==> flow/design.v <==
`timescale 1ns / 1ps
module axi_tlp_decoder 
#(
parameter AXIDATAWIDTH = 8
)
(
input clk,
input reset,
input tvalid,
input [8*AXIDATAWIDTH-1:0] tdata,
output reg tready,
input [AXIDATAWIDTH-1:0] tstrb,
input [21:0] tuser,
input tlast,
output reg [7:0]  a4lm_addr,
output reg [31:0] a4lm_wr_data,
output reg a4lm_wr_cmd,
output reg a4lm_rd_cmd,
output reg [7:0] cfg_addr,
output reg [31:0] cfg_wr_data,
output reg cfg_rd_cmd,
output reg cfg_wr_cmd,
output reg fifo0_wr_cmd,
output reg [16*AXIDATAWIDTH+4-1:0] fifo0_wr_data,
input fifo0_empty_flag,
input fifo0_full_flag,
input fifo0_prog_full_flag,
output reg req_compl,
output reg [2:0] compl_code,
input tlp_enc_ready,
output reg [2:0]   tenc_tc,                         
output reg [1:0]   tenc_attr,                       
output reg [9:0]   tenc_len,                        
output reg [15:0]  tenc_rid,                        
output reg [7:0]   tenc_tag,                        
output reg [7:0]   tenc_be,                         
output reg [12:0]  tenc_addr,                       
input lnk_up,
input cfg_to_turnoff,
output reg cfg_to_turnoff_ok
);
localparam [3:0] idle = 4'b0000,
						discharge_tlp = 4'b1111,
						cfg_rd = 4'b0001,
						cfg_wr = 4'b0010,
						a4lm_rd = 4'b0011,
						a4lm_wr = 4'b0100,
						a4sm_wr0 = 4'b0101,
						a4sm_wr1 = 4'b1001,
						wait_state = 4'b1000,
						receiving = 4'b1100;
reg [3:0] state_reg;
reg  tlp_digest;
reg [16*AXIDATAWIDTH+4-1:0] buffer0;
localparam [2:0] reg_rd_compl = 3'b001,
						cfg_rd_compl = 3'b010,
						cfg_wr_compl = 3'b011,
						adc_mem_compl = 3'b100;
localparam ADC_MEM_RD32 = 9'b00_00000_01;
localparam ADC_MEM_WR32 = 9'b10_00000_01;	
localparam REG_RD32 = 9'b00_00000_10;
localparam REG_WR32 = 9'b10_00000_10;
localparam CFG_RD   = 9'b00_00100_00; 
localparam CFG_WR   = 9'b10_00100_00;
always@(posedge clk)
begin
if(reset)
	begin
		state_reg <= idle;
		tready <= 1'b0;
		a4lm_addr <= 0;
		a4lm_wr_data <= 0;
		a4lm_wr_cmd <= 1'b0;
		a4lm_rd_cmd <= 1'b0;
		cfg_addr <= 0;
		cfg_wr_data <= 0;
		cfg_rd_cmd <= 1'b0;
		cfg_wr_cmd <= 1'b0;
		fifo0_wr_cmd = 1'b0;
		fifo0_wr_data = 0;
		req_compl <= 1'b0;
		compl_code <= 0;
		tenc_tc <= 0;
		tenc_attr <= 0;
		tenc_len <= 0;
		tenc_rid <= 0;
		tenc_tag <= 0;
		tenc_be <= 0;
		tenc_addr <= 0;
		cfg_to_turnoff_ok <= 1'b0;
	end
else
	begin
		case(state_reg)
			idle:
				begin
					cfg_to_turnoff_ok <= 1'b0;
					buffer0 = 0;
					tenc_tc <= 0;
					tenc_attr <= 0;
					tenc_len <= 0;
					tenc_rid <= 0;
					tenc_tag <= 0;
					tenc_be <= 0;
					tenc_addr <= 0;
					a4lm_wr_data <= 0;
					a4lm_addr <= 0;
					a4lm_wr_cmd <= 0;
					a4lm_rd_cmd <= 0;
					cfg_addr <= 0;
					cfg_wr_data <= 0;
					cfg_rd_cmd <= 0;
					cfg_wr_cmd <= 0;
					fifo0_wr_cmd = 0;
					fifo0_wr_data = 0;
					req_compl <= 0;
					compl_code <= 0;
					tready <= 1'b0;
					if(cfg_to_turnoff)
						begin
							cfg_to_turnoff_ok <= 1'b1;
						end
					if(lnk_up & tlp_enc_ready & tvalid & ~tlast & (~(fifo0_empty_flag & fifo0_full_flag)) & (~fifo0_prog_full_flag) &(~cfg_to_turnoff))
						begin
							state_reg <= receiving;
							tready <= 1'b1;
						end 
				end
			receiving:
				begin
					if(tdata[14] == 0)
							begin
								tlp_digest <= tdata[15];
								case ({tdata[30:24],{tuser[6],tuser[4] | tuser[2]}})
										REG_RD32:
											begin
												state_reg <= a4lm_rd;
												tenc_tc     <= tdata[22:20]; 
												tenc_attr   <= tdata[13:12];
												tenc_len    <= tdata[9:0];
												tenc_rid    <= tdata[63:48];
												tenc_tag    <= tdata[47:40];
												tenc_be     <= tdata[39:32];
												req_compl <= 1'b1;
												compl_code <= reg_rd_compl;
											end
										REG_WR32:
											begin
												state_reg <= a4lm_wr;
											end
										ADC_MEM_RD32:
											begin
												tenc_tc     <= tdata[22:20]; 
												tenc_attr   <= tdata[13:12];
												tenc_len    <= tdata[9:0];
												tenc_rid    <= tdata[63:48];
												tenc_tag    <= tdata[47:40];
												tenc_be     <= tdata[39:32];
												req_compl <= 1'b1;
												compl_code <= adc_mem_compl;
												state_reg <= idle;
											end
										ADC_MEM_WR32:
											begin
												buffer0[9:0] = tdata[9:0];
												buffer0[15:10] = tuser[7:2];
												state_reg <= a4sm_wr0;
											end
										CFG_RD:
											begin
												tenc_tc     <= tdata[22:20]; 
												tenc_attr   <= tdata[13:12];
												tenc_len    <= tdata[9:0];
												tenc_rid    <= tdata[63:48];
												tenc_tag    <= tdata[47:40];
												tenc_be     <= tdata[39:32];
												req_compl <= 1'b1;
												state_reg <= cfg_rd;
												compl_code <= cfg_rd_compl;
											end
										CFG_WR:
											begin
												req_compl <= 1'b1;
												tenc_tc     <= tdata[22:20]; 
												tenc_attr   <= tdata[13:12];
												tenc_len    <= tdata[9:0];
												tenc_rid    <= tdata[63:48];
												tenc_tag    <= tdata[47:40];
												tenc_be     <= tdata[39:32];
												compl_code <= cfg_wr_compl;
												state_reg <= cfg_wr;
											end
										default:
											begin
												state_reg <= discharge_tlp;
											end
								endcase
							end
						else
							begin
								state_reg <= discharge_tlp;
							end
				end
			a4lm_rd:
				begin
					req_compl <= 1'b0;
					a4lm_addr <= tdata[9:2];
					tenc_addr <= tdata[14:2];
					a4lm_rd_cmd <= 1'b1;
					state_reg <= idle;
				end
			a4lm_wr:
				begin
					a4lm_addr <= tdata[9:2];
					a4lm_wr_data <= tdata[63:32];
					a4lm_wr_cmd <= 1'b1;
					if(tlp_digest)
						begin
							state_reg <= discharge_tlp;
						end
					else
						begin
							state_reg <= idle;
							tready <= 1'b0;
						end
				end
			a4sm_wr0:
				begin
					buffer0[45:16] = tdata[31:2];
					fifo0_wr_data = buffer0;
					fifo0_wr_cmd = 1'b1;
					buffer0[31:0] = tdata[63:32];
					buffer0[128] = 1;
					state_reg <= a4sm_wr1;
				end
			a4sm_wr1:
				begin
					fifo0_wr_cmd = 1'b0;
					if(tlast)
						begin
							if(buffer0[129])
								begin
									buffer0[127:96] = tdata[31:0];
									buffer0[131] = 1'b1;
									fifo0_wr_cmd = 1'b1;
									fifo0_wr_data = buffer0;
									tready <= 1'b0;
									state_reg <= idle;
								end
							else
								begin
									buffer0[63:32] = tdata[31:0];
									buffer0[129] = 1'b1;
									buffer0[131:130] = 2'b00;
									fifo0_wr_cmd = 1'b1;
									fifo0_wr_data = buffer0;
									tready <= 1'b0;
									state_reg <= idle;
								end
						end
					else
						begin
							if(buffer0[129])
								begin
									buffer0[127:96] = tdata[31:0];
									buffer0[131] = 1'b1;
									fifo0_wr_cmd = 1'b1;
									fifo0_wr_data = buffer0;
									buffer0[31:0] = tdata[63:32];
									buffer0[131:128] = 4'b0001;
								end
							else
								begin
									buffer0[95:32] = tdata[63:0];
									buffer0[130:129] =  2'b11;
								end
						end
				end
			cfg_rd:
				begin
					tenc_addr <= tdata[14:2];
					req_compl <= 1'b0;
					cfg_addr <= tdata[9:2];
					cfg_rd_cmd <= 1'b1;
					if(tlast)
						begin
							state_reg <= idle;
						end
					else
						begin
							state_reg <= discharge_tlp;
						end
				end
			cfg_wr:
				begin
					tenc_addr <= tdata[14:2];
					req_compl <= 1'b0;
					cfg_wr_cmd <= 1'b1;
					cfg_addr <= tdata[9:2];
					cfg_wr_data <= tdata[63:32];
					if(tlast)
						begin
							state_reg <= idle;
						end
					else
						begin
							state_reg <= discharge_tlp;
						end
				end
			discharge_tlp:
				begin
					a4lm_wr_cmd <= 1'b0;
					if(tlast)
						begin
							state_reg <= idle;
							tready <= 1'b0;
						end
				end
		endcase
	end
end
endmodule
`timescale 1ns / 1ps
module axi_tlp_encoder 
#(
parameter AXIWIDTH = 8    
)
(
input clk,
input reset,
input [7:0] cfg_bus_number,
input [4:0] cfg_device_number,
input [2:0] cfg_function_number,
input [31:0]cfg_rd_data,
input cfg_valid,
input               req_compl,
input [2:0] 			compl_code,
output reg          tlp_encoder_ready,
input [2:0]         tenc_tc,
input [1:0]         tenc_attr,
input [9:0]         tenc_len,
input [15:0]        tenc_rid,
input [7:0]         tenc_tag,
input [7:0]         tenc_be,
input [12:0]        tenc_addr,
input 						a4lm_valid,
input [31:0]				a4lm_data,
input [1:0] 				a4lm_err_code,
input 				fifo1_full_flag,
input 				fifo1_empty_flag,
output reg       	fifo1_rd_cmd,
input	[131:0]		fifo1_rd_data,
output reg 								tx_tvalid,
output reg [8*AXIWIDTH-1:0] tx_tdata,
input 									tx_tready,
output reg [AXIWIDTH-1:0] tx_tstrb,
output reg								 tx_tlast
);
localparam [2:0] idle = 3'b000,
						cfg_rd_state = 3'b001,
						cfg_wr_state = 3'b010,
						reg_rd_state = 3'b100,
						adc_mem_state0 = 3'b101,
						adc_mem_state1 = 3'b110,
						adc_mem_state2 = 3'b011,
						waiting = 3'b111;
localparam PIO_64_CPLD_FMT_TYPE = 7'b10_01010;
localparam PIO_64_CPL_FMT_TYPE  = 7'b00_01010;
localparam [2:0] reg_rd_compl = 3'b001,
						cfg_rd_compl = 3'b010,
						cfg_wr_compl = 3'b011,
						adc_mem_compl = 3'b100;
reg [2:0] state_reg;
reg err_reg;
reg [131:0] 	buffer;
reg [31:0]     buffer0;
reg [9:0]	 counter;
reg [15:0] 	requester_id;
reg [7:0]	tag_reg;
reg [11:0] 	byte_count_reg;
reg [1:0] compl_reg;
reg [6:0] lower_addr;
reg flag0;
reg flag1;
reg flag2;
reg flag3;
always @(*)
begin
	byte_count_reg = 12'd0;
	casex (tenc_be[7:0])
		8'b00001xx1: byte_count_reg = 4;
		8'b000001x1: byte_count_reg = 3;
		8'b00001x10: byte_count_reg = 3;
		8'b00000011: byte_count_reg = 2;
		8'b00000110: byte_count_reg = 2;
		8'b00001100: byte_count_reg = 2;
		8'b00000001: byte_count_reg = 1;
		8'b00000010: byte_count_reg = 1;
		8'b00000100: byte_count_reg = 1;
		8'b00001000: byte_count_reg = 1;
		8'b00000000: byte_count_reg = 1;
		8'b1xxxxxx1: byte_count_reg = (tenc_len << 2);
		8'b01xxxxx1: byte_count_reg = (tenc_len << 2)-1;
		8'b001xxxx1: byte_count_reg = (tenc_len << 2)-2;
		8'b0001xxx1: byte_count_reg = (tenc_len << 2)-3;
		8'b1xxxxx10: byte_count_reg = (tenc_len << 2)-1;
		8'b01xxxx10: byte_count_reg = (tenc_len << 2)-2;
		8'b001xxx10: byte_count_reg = (tenc_len << 2)-3;
		8'b0001xx10: byte_count_reg = (tenc_len << 2)-4;
		8'b1xxxx100: byte_count_reg = (tenc_len << 2)-2;
		8'b01xxx100: byte_count_reg = (tenc_len << 2)-3;
		8'b001xx100: byte_count_reg = (tenc_len << 2)-4;
		8'b0001x100: byte_count_reg = (tenc_len << 2)-5;
		8'b0001x100: byte_count_reg = (tenc_len << 2)-5;
		8'b1xxx1000: byte_count_reg = (tenc_len << 2)-3;
		8'b01xx1000: byte_count_reg = (tenc_len << 2)-4;
		8'b001x1000: byte_count_reg = (tenc_len << 2)-5;
		8'b00011000: byte_count_reg = (tenc_len << 2)-6;
	endcase
end
always@(posedge clk)
begin
if(reset)
	begin
		state_reg <= idle;
		tlp_encoder_ready <= 1'b0;
		fifo1_rd_cmd = 1'b0;
		tx_tvalid <= 1'b0;
		tx_tdata <= 0;
		tx_tstrb <= 0;
		tx_tlast <= 1'b0;
	end
else
	begin
		case(state_reg)
			idle:
				begin
					flag2 <= 0;
					buffer0 <= 0;
					flag3 <= 0;
					flag0 <= 0;
					flag1 <= 0;
					requester_id <= 0;
					tag_reg <= 0;
					compl_reg <= 0;
					counter = 0;
					err_reg <= 0;
					tlp_encoder_ready <= 1'b1;
					fifo1_rd_cmd = 0;
					tx_tvalid <= 0;
					tx_tdata <= 0;
					tx_tstrb <= 0;
					tx_tlast <= 0;
					err_reg <= 0;
					buffer <= 0;
					if(req_compl&~(fifo1_empty_flag  & fifo1_full_flag))
						begin
							tlp_encoder_ready <= 1'b0;
							case(compl_code)
									reg_rd_compl:
										begin
											tx_tdata[30:24] <= PIO_64_CPLD_FMT_TYPE;
											state_reg <= waiting;
											compl_reg <= 2'd1;
											tx_tdata[9:0] <= 10'b1;  
											tx_tdata[43:32] <= byte_count_reg;
											flag0 <= 1;
										end
									cfg_rd_compl:
										begin
											tx_tdata[30:24] <= PIO_64_CPLD_FMT_TYPE;
											state_reg <= waiting;
											compl_reg <= 2'd2;
											tx_tdata[9:0] <= 10'b1;  
											tx_tdata[43:32] <= 4;
											tx_tdata[47:45] <= 000;
											flag0 <= 1;
										end
									cfg_wr_compl:
										begin
											tx_tvalid <= 1'b1;
											tx_tdata[30:24] <= PIO_64_CPL_FMT_TYPE;
											state_reg <= cfg_wr_state;
											tx_tdata[9:0] <= 10'b1;  
											tx_tdata[47:45] <= 000;
											tx_tdata[43:32] <= 4;
										end
									adc_mem_compl:
										begin
											flag0 <= 1;
											compl_reg <= 2'd3;
											tx_tdata[30:24] <= PIO_64_CPLD_FMT_TYPE;
											state_reg <= waiting;
											tx_tdata[9:0] <= tenc_len; 
											counter = tenc_len;
											tx_tdata[43:32] <= byte_count_reg;
										end
							endcase
							requester_id <= tenc_rid;
							tag_reg <= tenc_tag;
							tx_tdata[63:48] <= {	cfg_bus_number,
														cfg_device_number,
														cfg_function_number  
														};
							tx_tdata[44] <= 1'b0; 
							tx_tdata[31] <= 0;
							tx_tdata[23] <= 1'b0;
							tx_tdata[22:20] <= tenc_tc;
							tx_tdata[19:14] <= 6'b0;
							tx_tdata[13:12] <= tenc_attr;
							tx_tdata[11:10] <= 2'b0;
							tx_tstrb   <= 8'hFF;
							flag1 <= 0;
						end
				end
			waiting:
				begin
					if(flag1 == 0)
						begin
							casex ({flag0, tenc_be[3:0]})
								5'b0_xxxx : lower_addr <= 7'h0;
								5'bx_0000 : lower_addr <= {tenc_addr[4:0], 2'b00};
								5'bx_xxx1 : lower_addr <= {tenc_addr[4:0], 2'b00};
								5'bx_xx10 : lower_addr <= {tenc_addr[4:0], 2'b01};
								5'bx_x100 : lower_addr <= {tenc_addr[4:0], 2'b10};
								5'bx_1000 : lower_addr <= {tenc_addr[4:0], 2'b11};
							endcase
							flag1 <= 1;
						end
					case(compl_reg)
						2'd1:  
							begin
								if(a4lm_valid)
									begin
										case(a4lm_err_code)
											2'b10:
												begin
													tx_tdata[30:24] <= PIO_64_CPL_FMT_TYPE;
													tx_tdata[47:45] <= 3'b100; 
													err_reg <= 1'b1;
												end
											2'b01:
												begin
													tx_tdata[30:24] <= PIO_64_CPL_FMT_TYPE;
													tx_tdata[47:45] <= 3'b001; 
													err_reg <= 1'b1;
												end
											2'b00:
												begin
													tx_tdata[47:45] <= 3'b000;
													buffer[31:0] <= a4lm_data;
												end
										endcase
										tx_tvalid <= 1;
										state_reg <= reg_rd_state;
									end
							end
						2'd2:  
							begin
								if(cfg_valid)
									begin
										buffer[31:0] <= cfg_rd_data;
										tx_tvalid <= 1'b1;
										state_reg <= cfg_rd_state;
									end
							end
						2'd3:  
							begin
								if(fifo1_empty_flag == 0)
									begin
										tx_tdata[47:45] <= 3'b000;
										state_reg <= adc_mem_state0;
										fifo1_rd_cmd <= 1'b1;
									end
							end
					endcase
				end
			reg_rd_state:
				begin
					if(tx_tready)
						begin
							if(err_reg)
								begin
									tx_tdata[63:32] <= 32'h0;
									tx_tstrb   <= 8'h0F;
								end
							else
								begin
									tx_tstrb   <= 8'hFF;
									tx_tdata[63:32] <= buffer[31:0];
								end
							tx_tdata[31:16] <= requester_id;
							tx_tdata[15:8] <= tag_reg;
							tx_tdata[7] <= 1'b0;
							tx_tdata[6:0] <= lower_addr;
							tx_tlast <= 1'b1;
							state_reg <= idle;
						end
				end
			cfg_rd_state:
				begin
					if(tx_tready)
						begin
							tx_tstrb <= 8'hFF;
							tx_tlast <= 1'b1;
							state_reg <= idle;
							tx_tdata[63:32] <= buffer[31:0];
							tx_tdata[31:16] <= requester_id;
							tx_tdata[15:8] <= tag_reg;
							tx_tdata[7] <= 1'b0;
							tx_tdata[6:0] <= 7'b0;
						end
				end
			cfg_wr_state:
				begin
					if(tx_tready)
						begin
							tx_tstrb <= 8'h0F;
							tx_tlast <= 1'b1;
							state_reg <= idle;
							tx_tdata[31:16] <= tenc_rid;
							tx_tdata[15:8] <= tenc_tag;
							tx_tdata[7] <= 1'b0;
							tx_tdata[6:0] <= 7'b0;
						end
				end
			adc_mem_state0:
				begin
					buffer <= fifo1_rd_data;
					state_reg <= adc_mem_state1;
					fifo1_rd_cmd <= 1'b0;
					tx_tvalid <= 1'b1;
				end
			adc_mem_state1:
				begin
					if(tx_tready)
						begin
							tx_tdata[31:16] <= requester_id;
							tx_tdata[15:8] <= tag_reg;
							tx_tdata[7] <= 1'b0;
							tx_tdata[6:0] <= lower_addr;
							tx_tdata[63:32] <= buffer[31:0];
							state_reg <= adc_mem_state2;
							counter = counter - 1'b1;
						end
				end
			adc_mem_state2:
				begin
					case(counter)
					10'd1:
						begin
							state_reg <= idle;
							tx_tlast <= 1'b1;
							tx_tdata[63:32] <= 0;
							if(~buffer[130])
								begin
									tx_tdata[31:0] <= buffer[63:32];
								end
							else
								begin
									tx_tdata[31:0] <= buffer0;
								end
							tx_tstrb <= 8'h0F;
						end
					10'd3:
						begin
							fifo1_rd_cmd <= 1'b0;
							counter = counter - 2;
							buffer0 <= buffer[127:96];
							tx_tdata <= buffer[95:32];
							tx_tstrb <= 8'hFF;
						end
					default:
						begin
							if(counter[1])
								begin
									fifo1_rd_cmd <= 1'b1;
									buffer0 <= buffer[127:96];
									tx_tdata <= buffer[95:32];
									counter = counter - 2;
								end
							else
								begin
									fifo1_rd_cmd <= 1'b0;
									tx_tdata[31:0] <= buffer0;
									tx_tdata[63:32] <= fifo1_rd_data[31:0];
									buffer = fifo1_rd_data;
									counter = counter - 2;
								end
						end
					endcase
				end
		endcase
	end
end
endmodule
`timescale 1ns / 1ps
module axi4_lite_master
				#(
					parameter ADDR_WIDTH = 8,
					parameter DATA_WIDTH = 32,
					parameter STRB_WIDTH = DATA_WIDTH/8
				)
				(
					input 								reset,
					input 								clk,
					output reg 							awvalid,
					input 								awready,
					output reg	[1:0]					awprot,
					output reg	[ADDR_WIDTH-1:0]	awaddr,
					output reg 							wrvalid,
					input 								wrready,
					output reg  [STRB_WIDTH-1:0]	wrstrb,
					output reg 	[DATA_WIDTH-1:0]	wrdata,
					output reg 							bready,
					input 								bvalid,
					input [1:0]							bresp,
					output reg 							arvalid,
					input 								arready,
					output reg [ADDR_WIDTH-1:0]	araddr,
					output reg [1:0]					arprot,
					input  [DATA_WIDTH-1:0]			rddata,
					output reg 							rdready,
					input 								rdvalid,
					input  [2:0]						rdresp,
					input 								userrdcmd, 
					input 								userwrcmd,
					input  [ADDR_WIDTH-1:0] 		userrdwraddr,
					input  [DATA_WIDTH-1:0] 		userwrdata,
					output reg	[DATA_WIDTH-1:0] 	userrddata,
					output reg 							data_valid,
					output reg [1:0] 					error
				);
localparam  idle   = 4'b0000,
				read1  = 4'b0001,
				read2  = 4'b0010,
				read3  = 4'b0011,
				write1 = 4'b0100, 
				write2 = 4'b0101,
				write3 = 4'b0110,
				okay = 2'b00,  
				exokay = 2'b01, 
				slverr = 2'b10, 
				decerr = 2'b11; 
reg [3:0] statereg;
always@(posedge clk)
begin
	if(reset)
		begin
			statereg <= idle;
			araddr <= 0;
			awaddr <= 0;
			userrddata <= 32'h0;
			bready <= 1'b0;
			awvalid <= 1'b0;
			awprot <= 2'b00;
			wrdata <= 0;
			wrstrb <= 0;
			wrvalid <= 1'b0;
			arvalid <= 1'b0;
			arprot <= 0;
			data_valid <= 1'b0;
			rdready <= 1'b0;
			error <= 0;
		end
	else
		begin
			case(statereg)
				idle:
					begin	
						araddr <= 0;
						awaddr <= 0;
						userrddata <=  32'h0;
						statereg <= idle;
						bready <= 1'b0;
						awvalid <= 1'b0;
						awprot <= 2'b00;
						wrdata <= 0;
						wrstrb <= 0;
						wrvalid <= 1'b0;
						bready <= 1'b0;
						arvalid <= 1'b0;
						arprot <= 0;
						data_valid <= 1'b0;
						rdready <= 1'b0;
						error <= 0;
						if(userrdcmd)
							begin
								araddr <= userrdwraddr;
								statereg <= read1;
								arvalid <= 1'b1;
							end
						else	
							begin
								if(userwrcmd)
									begin
										wrdata <= userwrdata;
										wrstrb <= 4'b1111;
										awvalid <= 1'b1;
										awaddr <= userrdwraddr;
										statereg <= write1;
									end
							end
					end
				read1:
					begin
						if(arready)
							begin
								arvalid <= 1'b0;
								araddr <= 1'b0;
								statereg <= read2;
							end
					end
				read2:
					begin
						if(rdvalid)
							begin
								rdready <= 1'b1;
								case (rdresp)
									okay:
										begin
											userrddata <= rddata;
											data_valid <= 1'b1;
										end
									exokay:
										begin
											userrddata <= rddata;
											data_valid <= 1'b1;
										end
									slverr:
										begin
											data_valid <= 1'b1;
											error <= 2'b10;
										end
									decerr:
										begin
											data_valid <= 1'b1;
											error <= 2'b11;
										end
								endcase 
								statereg <= idle;
							end
					end
				write1:
					begin
						if(awready)
							begin
								awvalid <= 1'b0;
								statereg <= write2;
								wrvalid <= 1'b1;
							end
					end
				write2:
					begin
						if(wrready)
							begin
								wrvalid <= 1'b0;
								statereg <= write3;
							end
					end
				write3:
					begin
						if(bvalid)
							begin
								case(bresp)
									okay:
										begin
											error <= 2'b00;
											data_valid <= 1'b1;
										end
									exokay:
										begin
											error <= 2'b00;
											data_valid <= 1'b1;
										end
									slverr:
										begin
											data_valid <= 1'b1;
											error <= 2'b10;
										end
									decerr:
										begin
											data_valid <= 1'b1;
											error <= 2'b11;
										end
								endcase
								statereg <= idle;
								bready <= 1'b1;
							end
					end
			endcase
		end
end
endmodule
`timescale 1ns / 1ps
module axi4_lite_slave
				#(
					parameter ADDR_WIDTH = 8,
					parameter ADDR_WIDTH_SLAVE = 5,
					parameter DATA_WIDTH = 32,
					parameter STRB_WIDTH = DATA_WIDTH/8,
					parameter AXI_SLAVE_ADDR = 3'b000
				)
				(
					input 									reset,
					input 									clk,
					input 									awvalid,
					output reg 								awready,
					input 		[1:0]						awprot,
					input 		[ADDR_WIDTH-1:0]		awaddr,
					input 									wrvalid,
					output reg 								wrready,
					input 		[STRB_WIDTH-1:0]		wrstrb,
					input  		[DATA_WIDTH-1:0]		wrdata,
					input 									bready,
					output reg 								bvalid,
					output reg [1:0]						bresp,
					input 									arvalid,
					output reg 								arready,
					input  		[ADDR_WIDTH-1:0]		araddr,
					input 		[1:0]						arprot,
					output reg [DATA_WIDTH-1:0]		rdata,
					input 									rready,
					output reg 								rvalid,
					output reg [2:0]						rresp,
					output reg 								rfwrcmd,
					output reg 								rfrdcmd,
					output reg [ADDR_WIDTH_SLAVE-1:0] rfrdaddr,
					output reg [ADDR_WIDTH_SLAVE-1:0] rfwraddr,
					output reg[(DATA_WIDTH)-1:0] 	rfwrdata,
					input 		[(DATA_WIDTH)-1:0] 	rfrddata,
					input 									rf_busy,
					output reg 								slave_need_rf,
					input										rf_data_valid
					);
localparam 		idle = 3'b000,
					write1 = 3'b001,
					write2 = 3'b010,
					read1 = 3'b100,
					read2 = 3'b101;
reg [2:0]statereg;
reg [DATA_WIDTH-1:0] datareg;
always@(posedge clk)
begin
	if(reset)
		begin
			statereg <= idle;
			bvalid <= 0;
			wrready <= 1'b0;
			arready <= 1'b0;
			rdata <= 0;
			rfrdaddr <= 1'b0;
			rfwraddr <= 1'b0;
			rvalid <= 1'b0;
			rresp <= 2'b00;
			awready <= 1'b0;
			bresp <= 2'b00;
			rfwrcmd <= 1'b0;
			rfrdcmd <= 0;
			rfwrdata <= 0;
			slave_need_rf <= 1'b0;
		end
	else
		begin
			case(statereg)
				idle:
					begin
						bvalid <= 0;
						wrready <= 1'b0;
						arready <= 1'b0;
						rdata <= 0;
						rfrdaddr <= 1'b0;
						rfwraddr <= 1'b0;
						rvalid <= 1'b0;
						rresp <= 2'b00;
						awready <= 1'b0;
						bresp <= 2'b00;
						rfwrcmd <= 1'b0;
						rfrdcmd <= 0;
						rfwrdata <= 0;
						statereg <= idle;  
						slave_need_rf <= 1'b0;
						if(awvalid)
							begin
								if(awaddr[7:5] == AXI_SLAVE_ADDR)
									begin
										statereg <= write1;
										rfwraddr <= awaddr[4:0];
										awready <= 1'b1;
										slave_need_rf <= 1'b1;
									end
							end 
						if(arvalid)
							begin
								if(araddr[7:5] == AXI_SLAVE_ADDR)
									begin
										statereg <= read1;
										rfrdaddr <= araddr[4:0];
										rfrdcmd <= 1'b1;
										arready <= 1'b1;
										slave_need_rf <= 1'b1;
									end
							end
					end
				read1:
					begin
						arready <= 1'b0;
						if(~rf_busy)
							begin
								rfrdcmd <= 1'b0;
								if(rf_data_valid)
									begin
										rdata <= rfrddata;
										rvalid <= 1'b1;
										rresp <= 2'b00;
										statereg <= read2;
										slave_need_rf <= 1'b0;
									end
							end
					end
				read2:
					begin
						if(rready)
							begin
								rvalid <= 1'b0;
								statereg <= idle;
							end
					end
				write1:
					begin
						awready <= 1'b0;
						if(wrvalid)
							begin
								wrready <= 1'b1;
								rfwrdata <= wrdata;
								statereg <= write2;
								if(~rf_busy)
									begin
										rfwrcmd <= 1'b1;
										bresp <= 2'b00;
										bvalid <= 1'b1;
									end
							end
					end
				write2:
					begin
						rfwrcmd <= 1'b0;
						wrready <= 1'b0;
						bvalid <= 1'b1;
						slave_need_rf <= 1'b0;
						if(bready)
							begin
								statereg <= idle;
								bvalid <= 1'b0;
							end
					end
		endcase
	end
end
endmodule
`timescale 1ns / 1ps
module register_file
					#(
						parameter   NMBROFDATABITS       =    32, 
										NMBROFADDRBITS   =    5  
					)
					(
						input 												reset,
						input													 clk,
						input 												rd_en,
						input 												wr_en,
						input	 		[NMBROFADDRBITS-1:0]				 wr_addr, 
						input 		[NMBROFADDRBITS-1:0]					 rd_addr,
						input 		[NMBROFDATABITS-1:0]			 	wr_data,
						output reg 	[NMBROFDATABITS-1:0]	 			rd_data,
						output reg 											rf_data_valid
					);	
reg [NMBROFDATABITS-1:0]   array_reg  [0:15]; 
reg statereg;
localparam idle = 1'b0,
				read = 1'b1;
always@(posedge clk)
begin
	if(reset)  
		begin
			statereg <= idle;
			rd_data <= 32'h0;
			rf_data_valid <= 1'b0;
			array_reg[0] <= 32'hFFFFFFFF;
			array_reg[1] <= 32'hFFFFFFFF;
			array_reg[2] <= 32'hFFFFFFFF;
			array_reg[3] <= 32'hFFFFFFFF;
			array_reg[4] <= 32'hFFFFFFFF; 
			array_reg[5] <= 32'hFFFFFFFF;
			array_reg[6] <= 32'hFFFFFFFF;
			array_reg[7] <= 32'hFFFFFFFF;
			array_reg[8] <= 32'hFFFFFFFF;
			array_reg[9] <= 32'hFFFFFFFF;
			array_reg[10] <= 32'hFFFFFFF;
			array_reg[11] <= 32'hFFFFFFF;
			array_reg[12] <= 32'hFFFFFFF;
			array_reg[13] <= 32'hFFFFFFF;
			array_reg[14] <= 32'hFFFFFFF;
			array_reg[15] <= 32'hFFFFFFF;
		end
	else
		begin
			case(statereg)
				idle:
					begin
						rd_data <= 32'h0;
						rf_data_valid <= 0;
						if(rd_en)
							begin
								rf_data_valid <= 1'b1;
								statereg <= read;
								if(rd_addr < 16)
									begin
										rd_data <= array_reg[rd_addr[3:0]];
									end
								else 
									begin
										rd_data <= 32'hFFFFFFFF;
									end
							end
						if(wr_en)
							begin
								if(wr_addr < 16)
									begin
										array_reg[wr_addr[3:0]] <= wr_data;
									end
							end
					end
				read:
					begin
						statereg <= idle;						
					end
			endcase
		end
end
endmodule
`timescale 1ns / 1ps
module pcie_pio_ctrl (
  input          clk,
  input          reset,
  input          tvalid,
  input  [63:0]  tdata,
  output         tready,
  input  [7:0]   tstrb,
  input  [21:0]  tuser,
  input          tlast,
  output [7:0]   cfg_addr,
  output [31:0]  cfg_wr_data,
  output         cfg_rd_cmd,
  output         cfg_wr_cmd,
  input  [31:0]  cfg_rd_data,
  input          cfg_valid,
  output         fifo0_wr_cmd,
  output [131:0] fifo0_wr_data,
  input          fifo0_empty_flag,
  input          fifo0_full_flag,
  input          fifo0_prog_full_flag,
  input          fifo1_full_flag,
  input          fifo1_empty_flag,
  output         fifo1_rd_cmd,
  input  [131:0] fifo1_rd_data,
  input  [7:0]   cfg_bus_number,
  input  [4:0]   cfg_device_number,
  input  [2:0]   cfg_function_number,
  input          lnk_up,
  input          cfg_to_turnoff,
  output         cfg_to_turnoff_ok,
  output         tx_tvalid,
  output [63:0]  tx_tdata,
  input          tx_tready,
  output [7:0]   tx_tstrb,
  output         tx_tlast
);
  wire [7:0]  a4lm_addr;
  wire [31:0] a4lm_wr_data;
  wire        a4lm_wr_cmd, a4lm_rd_cmd;
  wire        req_compl, tlp_enc_ready;
  wire [2:0]  compl_code;
  wire [2:0]  tenc_tc;
  wire [1:0]  tenc_attr;
  wire [9:0]  tenc_len;
  wire [15:0] tenc_rid;
  wire [7:0]  tenc_tag;
  wire [7:0]  tenc_be;
  wire [12:0] tenc_addr;
  wire [31:0] a4lm_data;
  wire        a4lm_valid;
  wire [1:0]  a4lm_err_code;
  wire        awvalid, awready, wrvalid, wrready, bready, bvalid;
  wire        arvalid, arready, rready, rvalid;
  wire [1:0]  awprot, arprot, bresp;
  wire [7:0]  awaddr, araddr;
  wire [3:0]  wrstrb;
  wire [31:0] wrdata, rdata;
  wire [2:0]  rresp;
  wire        rfwrcmd, rfrdcmd, rf_data_valid, slave_need_rf;
  wire [4:0]  rfrdaddr, rfwraddr;
  wire [31:0] rfwrdata, rfrddata;
  axi_tlp_decoder #(.AXIDATAWIDTH(8)) u_dec (
    .clk(clk), .reset(reset),
    .tvalid(tvalid), .tdata(tdata), .tready(tready), .tstrb(tstrb),
    .tuser(tuser), .tlast(tlast),
    .a4lm_addr(a4lm_addr), .a4lm_wr_data(a4lm_wr_data),
    .a4lm_wr_cmd(a4lm_wr_cmd), .a4lm_rd_cmd(a4lm_rd_cmd),
    .cfg_addr(cfg_addr), .cfg_wr_data(cfg_wr_data),
    .cfg_rd_cmd(cfg_rd_cmd), .cfg_wr_cmd(cfg_wr_cmd),
    .fifo0_wr_cmd(fifo0_wr_cmd), .fifo0_wr_data(fifo0_wr_data),
    .fifo0_empty_flag(fifo0_empty_flag), .fifo0_full_flag(fifo0_full_flag),
    .fifo0_prog_full_flag(fifo0_prog_full_flag),
    .req_compl(req_compl), .compl_code(compl_code), .tlp_enc_ready(tlp_enc_ready),
    .tenc_tc(tenc_tc), .tenc_attr(tenc_attr), .tenc_len(tenc_len),
    .tenc_rid(tenc_rid), .tenc_tag(tenc_tag), .tenc_be(tenc_be),
    .tenc_addr(tenc_addr),
    .lnk_up(lnk_up), .cfg_to_turnoff(cfg_to_turnoff),
    .cfg_to_turnoff_ok(cfg_to_turnoff_ok)
  );
  axi4_lite_master #(.ADDR_WIDTH(8), .DATA_WIDTH(32)) u_a4lm (
    .reset(reset), .clk(clk),
    .awvalid(awvalid), .awready(awready), .awprot(awprot), .awaddr(awaddr),
    .wrvalid(wrvalid), .wrready(wrready), .wrstrb(wrstrb), .wrdata(wrdata),
    .bready(bready), .bvalid(bvalid), .bresp(bresp),
    .arvalid(arvalid), .arready(arready), .araddr(araddr), .arprot(arprot),
    .rddata(rdata), .rdready(rready), .rdvalid(rvalid), .rdresp(rresp),
    .userrdcmd(a4lm_rd_cmd), .userwrcmd(a4lm_wr_cmd),
    .userrdwraddr(a4lm_addr), .userwrdata(a4lm_wr_data),
    .userrddata(a4lm_data), .data_valid(a4lm_valid), .error(a4lm_err_code)
  );
  axi4_lite_slave #(.ADDR_WIDTH(8), .ADDR_WIDTH_SLAVE(5), .DATA_WIDTH(32),
                    .AXI_SLAVE_ADDR(3'b000)) u_a4ls (
    .reset(reset), .clk(clk),
    .awvalid(awvalid), .awready(awready), .awprot(awprot), .awaddr(awaddr),
    .wrvalid(wrvalid), .wrready(wrready), .wrstrb(wrstrb), .wrdata(wrdata),
    .bready(bready), .bvalid(bvalid), .bresp(bresp),
    .arvalid(arvalid), .arready(arready), .araddr(araddr), .arprot(arprot),
    .rdata(rdata), .rready(rready), .rvalid(rvalid), .rresp(rresp),
    .rfwrcmd(rfwrcmd), .rfrdcmd(rfrdcmd), .rfrdaddr(rfrdaddr), .rfwraddr(rfwraddr),
    .rfwrdata(rfwrdata), .rfrddata(rfrddata), .rf_busy(1'b0),
    .slave_need_rf(slave_need_rf), .rf_data_valid(rf_data_valid)
  );
  register_file #(.NMBROFDATABITS(32), .NMBROFADDRBITS(5)) u_rf (
    .reset(reset), .clk(clk),
    .rd_en(rfrdcmd), .wr_en(rfwrcmd),
    .wr_addr(rfwraddr), .rd_addr(rfrdaddr),
    .wr_data(rfwrdata), .rd_data(rfrddata), .rf_data_valid(rf_data_valid)
  );
  axi_tlp_encoder #(.AXIWIDTH(8)) u_enc (
    .clk(clk), .reset(reset),
    .cfg_bus_number(cfg_bus_number), .cfg_device_number(cfg_device_number),
    .cfg_function_number(cfg_function_number),
    .cfg_rd_data(cfg_rd_data), .cfg_valid(cfg_valid),
    .req_compl(req_compl), .compl_code(compl_code), .tlp_encoder_ready(tlp_enc_ready),
    .tenc_tc(tenc_tc), .tenc_attr(tenc_attr), .tenc_len(tenc_len),
    .tenc_rid(tenc_rid), .tenc_tag(tenc_tag), .tenc_be(tenc_be),
    .tenc_addr(tenc_addr),
    .a4lm_valid(a4lm_valid), .a4lm_data(a4lm_data), .a4lm_err_code(a4lm_err_code),
    .fifo1_full_flag(fifo1_full_flag), .fifo1_empty_flag(fifo1_empty_flag),
    .fifo1_rd_cmd(fifo1_rd_cmd), .fifo1_rd_data(fifo1_rd_data),
    .tx_tvalid(tx_tvalid), .tx_tdata(tx_tdata), .tx_tready(tx_tready),
    .tx_tstrb(tx_tstrb), .tx_tlast(tx_tlast)
  );
endmodule
# == Reports on pcie_pio_ctrl ==
# Module pcie_pio_ctrl before and after one edit of its RTL, step after step.
# "before" refers to lines of the RTL above, "after" to lines of the edited file.
# "delta" is "after" less "before", of the values as shown; "rel_change_pct" is that difference over "before", in percent.
# Cell names lack the library's common part.
# Not given: -
# design
design,pcie_pio_ctrl
clock_port,clk
library,sky130hd
lib_corner,tt_025C_1v80

# == Edit of the RTL ==
# Unified diff, file above to edited file.
# The edit is scripted: it alters the design's behaviour and was not made to optimise anything.
# begin of diff
@@ -1172,9 +1172,13 @@
   output         cfg_to_turnoff_ok,
   output         tx_tvalid,
-  output [63:0]  tx_tdata,
+  output [63:0]  tx_tdata_out,
   input          tx_tready,
   output [7:0]   tx_tstrb,
   output         tx_tlast
 );
+  wire [63:0] tx_tdata;
+  reg [63:0] tx_tdata_q;
+  always @(posedge clk) tx_tdata_q <= tx_tdata;
+  assign tx_tdata_out = tx_tdata_q;
   wire [7:0]  a4lm_addr;
   wire [31:0] a4lm_wr_data;
# end of diff

# == After elaboration ==
# Counts by Yosys on the flattened word-level netlist (proc, flatten, opt, wreduce; memories kept). Print and check cells are left out.
# Yosys's memory passes give these memory sizes; they may raise the number of words (mostly to a power of two), join words into wider ones and drop unused or constant bits.
# word_totals
item,before,after,delta,rel_change_pct
inputBits,287,287,0,0.00
ram_bits,512,512,0,0.00
elab_cells,724,725,1,0.14
register_bits,913,977,64,7.01
mem_count,1,1,0,0.00
mem_bits_ro,0,0,0,-
latch_bits,0,0,0,-
# classes
item,before,after,delta,rel_change_pct
reduce_and_logical,135,135,0,0.00
add_sub_neg,8,8,0,0.00
cmp,2,2,0,0.00
div,0,0,0,-
shifts,0,0,0,-
n_mux,334,334,0,0.00
bitwise,22,22,0,0.00
eq_ne,131,131,0,0.00
multipliers,0,0,0,-
# op_table
cell,before,after,delta,rel_change_pct
2-to-1 mux 1 bit,67,67,0,0.00
2-to-1 mux 3 bit,31,31,0,0.00
2-to-1 mux 2 bit,25,25,0,0.00
2-to-1 mux 32 bit,25,25,0,0.00
2-to-1 mux 4 bit,21,21,0,0.00
!= test 2 bit (second input constant),21,21,0,0.00
case mux 1 bit (select 2 bit),20,20,0,0.00
nonzero test 2 bit,20,20,0,0.00
OR reduction 2 bit,20,20,0,0.00
!= test 2 x 1 -> 1 bit (second input constant),19,19,0,0.00
AND reduction 3 bit,19,19,0,0.00
2-to-1 mux 7 bit,13,13,0,0.00
2-to-1 mux 8 bit,13,13,0,0.00
AND reduction 2 bit,13,13,0,0.00
NOT 1 bit,12,12,0,0.00
case mux 1 bit (select 3 bit),11,11,0,0.00
bitwise AND 1 bit,9,9,0,0.00
equality test 3 bit (second input constant),9,9,0,0.00
case mux 32 bit (select 2 bit),9,9,0,0.00
AND reduction 4 bit,9,9,0,0.00
equality test 3 x 2 -> 1 bit (second input constant),8,8,0,0.00
2-to-1 mux 16 bit,8,8,0,0.00
case mux 3 bit (select 2 bit),8,8,0,0.00
OR reduction 3 bit,8,8,0,0.00
equality test 2 bit (second input constant),7,7,0,0.00
2-to-1 mux 10 bit,7,7,0,0.00
case mux 2 bit (select 2 bit),7,7,0,0.00
equality test 4 x 3 -> 1 bit (second input constant),6,6,0,0.00
# Not every row of either side is listed.

# == Logic depth ==
# Yosys ltp: most cells in a row. Word level: on the elaborated netlist, between registers, memories and ports. Mapped: between sequential cells and ports; inverters and the memories' decode and read muxes count.
# depth
item,before,after,delta,rel_change_pct
depth_word,8,8,0,0.00
abc_area,0,0,-,-
ltp_mapped,11,11,0,0.00
ltp_nobuf,8,8,0,0.00

# == Netlist ==
# The flow's flattened synthesis, as Yosys stat reports it; memories are mapped. The netlist is that of the ABC_AREA named above (0 if unset); the other value can give another one.
# mapped
item,before,after,delta,rel_change_pct
seqArea_um2,37175.7,38456.9,1281.2,3.45
ff_cells,1432,1496,64,4.47
mapped_area_um2,60292.8,61042.3,749.5,1.24
mapped_cells,5051,5020,-31,-0.61
# types
cell,before,after,delta,rel_change_pct
dfxtp_1,582,646,64,11.00
nor2_1,485,438,-47,-9.69
clkbuf_1,411,377,-34,-8.27
mux2_2,33,3,-30,-90.91
a211oi_1,42,13,-29,-69.05
o22ai_1,9,38,29,322.22
buf_2,9,36,27,300.00
a21oi_1,205,179,-26,-12.68
mux2i_1,43,69,26,60.47
or2_2,265,290,25,9.43
or3_1,118,93,-25,-21.19
a31oi_1,13,29,16,123.08
o221ai_1,12,28,16,133.33
o21ai_0,110,123,13,11.82
o211ai_1,21,8,-13,-61.90
a22o_1,108,97,-11,-10.19
inv_1,28,36,8,28.57
a21o_1,21,13,-8,-38.10
# Not every row of either side is listed.
# By module: a second synthesis without flattening, with its own total; a netlist apart from the flattened one above.
# hier_totals
item,before,after,delta,rel_change_pct
cells_unflattened,5136,5175,39,0.76
hier_area_um2,61139.9,62394.8,1254.9,2.05
# Each row is one instance without its submodules.
# by_module_before
module,n_inst,mod_area_um2,cells,seq_area_um2
register_file,1,24129.4,1595,16055.4
axi_tlp_decoder #(AXIDATAWIDTH=8),1,15964.1,1481,9839.4
axi_tlp_encoder #(AXIWIDTH=8),1,14188.6,1302,7777.5
axi4_lite_master,1,3582.2,390,1901.8
axi4_lite_slave,1,3271.9,367,1741.7
pcie_pio_ctrl,1,3.8,1,0.0
# by_module_after
module,n_inst,mod_area_um2,cells,seq_area_um2
register_file,1,24129.4,1595,16055.4
axi_tlp_decoder #(AXIDATAWIDTH=8),1,15964.1,1481,9839.4
axi_tlp_encoder #(AXIWIDTH=8),1,14162.3,1277,7777.5
axi4_lite_master,1,3582.2,390,1901.8
axi4_lite_slave,1,3271.9,367,1741.7
pcie_pio_ctrl,1,1285.0,65,1281.2

# == Timing after synthesis ==
# Path of least setup slack by OpenSTA after synthesis, without wires, with an ideal clock, recovery checks aside; 20% of the period is set as input and as output delay. Where synthesis merged equal registers, the netlist keeps one of their names.
# synth_path
item,before,after,delta,rel_change_pct
kind,input to register,input to register,-,-
start,input port reset,input port reset,-,-
end,register u_enc.buffer[100],register u_enc.buffer[100],-,-
delay_ns,10.634,5.183,-5.451,-51.26
t_arrival_ns,11.843,6.629,-5.214,-44.03
setup_time_ns,0.791,0.554,-0.237,-
input_delay_ns,2.000,2.000,0.000,0.00
stages,4,4,0,0.00
clock_period_ns,10.0,10.0,0.0,0.00
t_first_pin_ns,2.000,2.000,0.000,0.00
path_buffers,3,1,-2,-66.67
required_time_ns,9.209,9.446,0.237,2.57
path_slack_ns,-2.634,2.817,5.451,-
synth_period_reached_ns,12.634,7.183,-5.451,-43.15
# "delay_ns" = arrival - input delay + setup time.
# "stages" counts driving pins, that of a launching flip-flop among them; a cell with two outputs on the path counts twice.
# "synth_period_reached_ns" is the clock period less the worst setup slack; recovery checks do not enter. This is arithmetic on one report: input and output delays are still those of the set period (20% each).
# Between the ends stands the longest chain of elaborated cells between them, by number of cells; it is not shown to be the way that was timed. Of several equally long chains one is given.
# A line is the first line of the expression or statement that the cell stems from. Yosys adds cells for indexed reads and writes and turns some case tables into memories.
# At most two assigning lines are given for a register; there are more.
# synth_via_before
path_cell_list,clkbuf_1 -> clkbuf_1 -> clkbuf_1 -> nor4_1
elab_chain_len,2
cone_cells,2
# synth_lines_before
item,line_no,text
"start, declared",1145,"input          reset,"
NOT 1 bit,-,
AND reduction 4 bit,-,
"end, assigned",629,buffer <= fifo1_rd_data;
"end, assigned",687,buffer = fifo1_rd_data;
"end, declared",375,reg [131:0] buffer;
# synth_via_after
path_cell_list,inv_1 -> clkbuf_1 -> o2111ai_1 -> nor2_1
elab_chain_len,2
cone_cells,2
# synth_lines_after
item,line_no,text
"start, declared",1145,"input          reset,"
NOT 1 bit,-,
AND reduction 4 bit,-,
"end, assigned",629,buffer <= fifo1_rd_data;
"end, assigned",687,buffer = fifo1_rd_data;
"end, declared",375,reg [131:0] buffer;

# == Timing after layout ==
# From the final timing report of each run of pair A: the path of least setup slack in the routed layout; clock arrival at registers is part of the times.
# layout_path
item,before,after,delta,rel_change_pct
kind,input to register,input to register,-,-
start,input port reset,input port reset,-,-
end,memory u_rf.array_reg[2][6],memory u_rf.array_reg[10][6],-,-
t_first_pin_ns,2.00,2.00,0.00,0.00
clock_period_ns,10.0,10.0,0.0,0.00
path_buffers,3,2,-1,-33.33
setup_time_ns,0.32,0.37,0.05,-
stages,8,7,-1,-12.50
t_arrival_ns,5.36,5.55,0.19,3.54
path_slack_ns,5.09,4.87,-0.22,-
required_time_ns,10.45,10.42,-0.03,-0.29
input_delay_ns,2.00,2.00,0.00,0.00
# Between the ends stands the longest chain of elaborated cells between them, by number of cells; it is not shown to be the way that was timed. Of several equally long chains one is given.
# before: Only ways into the end's enable, where the timed path ends, are counted here.
# layout_via_before
path_cell_list,buf_8 -> nor4b_1 -> nor2b_1 -> and2_1 -> nand2_1 -> buf_4 -> nand2_1 -> buf_4
elab_chain_len,1
cone_cells,3
# layout_lines_before
item,line_no,text
"start, declared",1145,"input          reset,"
2-to-1 mux 4 bit,1084,if(reset)
"end, declared",1078,reg [NMBROFDATABITS-1:0]   array_reg  [0:15];
# after: Only ways into the end's enable, where the timed path ends, are counted here.
# layout_via_after
path_cell_list,buf_8 -> nor4b_2 -> nand2_1 -> nor2_1 -> nand2_2 -> nand2_1 -> buf_4
elab_chain_len,1
cone_cells,3
# layout_lines_after
item,line_no,text
"start, declared",1145,"input          reset,"
2-to-1 mux 4 bit,1084,if(reset)
"end, declared",1078,reg [NMBROFDATABITS-1:0]   array_reg  [0:15];

# == Flow runs ==
# Both versions went through the flow (Yosys, OpenROAD) with the same settings in each pair. Constraints: input delay and output delay 20% of the set period each, output load 0.01 pF.
# settings_pair_A
CORE_UTILIZATION,40
period_ns,10.0
CAP_MARGIN,20
CORE_MARGIN,2
SLEW_MARGIN,20
# results_pair_A
item,before,after,delta,rel_change_pct
post_route_util_pct,48.1,48.2,0.1,-
timing.achieved_period_ns,4.905,5.125,0.220,4.49
synth_chip_area_um2,60292.8,61042.3,749.5,1.24
final_setup_tns_ns,0.000,0.000,0.000,-
worst_setup_slack_ns,5.095,4.875,-0.220,-
die_um2,153852.0,155745.0,1893.0,1.23
# settings_pair_B
CELL_PAD_IN_SITES_DETAIL_PLACEMENT,1
CORE_UTILIZATION,57
GPL_ROUTABILITY_DRIVEN,0
GPL_TIMING_DRIVEN,1
MAX_ROUTING_LAYER,met5
PLACE_DENSITY_LB_ADDON,0.09
SLEW_MARGIN,15
TNS_END_PERCENT,5
period_ns,4.19
CAP_MARGIN,20
CORE_MARGIN,2
# results_pair_B
item,before,after,delta,rel_change_pct
post_route_util_pct,68.0,68.0,0.0,-
timing.achieved_period_ns,3.355,3.374,0.019,0.57
synth_chip_area_um2,60292.8,61042.3,749.5,1.24
final_setup_tns_ns,0.000,0.000,0.000,-
worst_setup_slack_ns,0.835,0.816,-0.019,-
die_um2,108396.0,109727.0,1331.0,1.23
# "timing.achieved_period_ns" = clock period - worst setup slack. The figure is calculated, with input and output delays left at 20% of the set period.
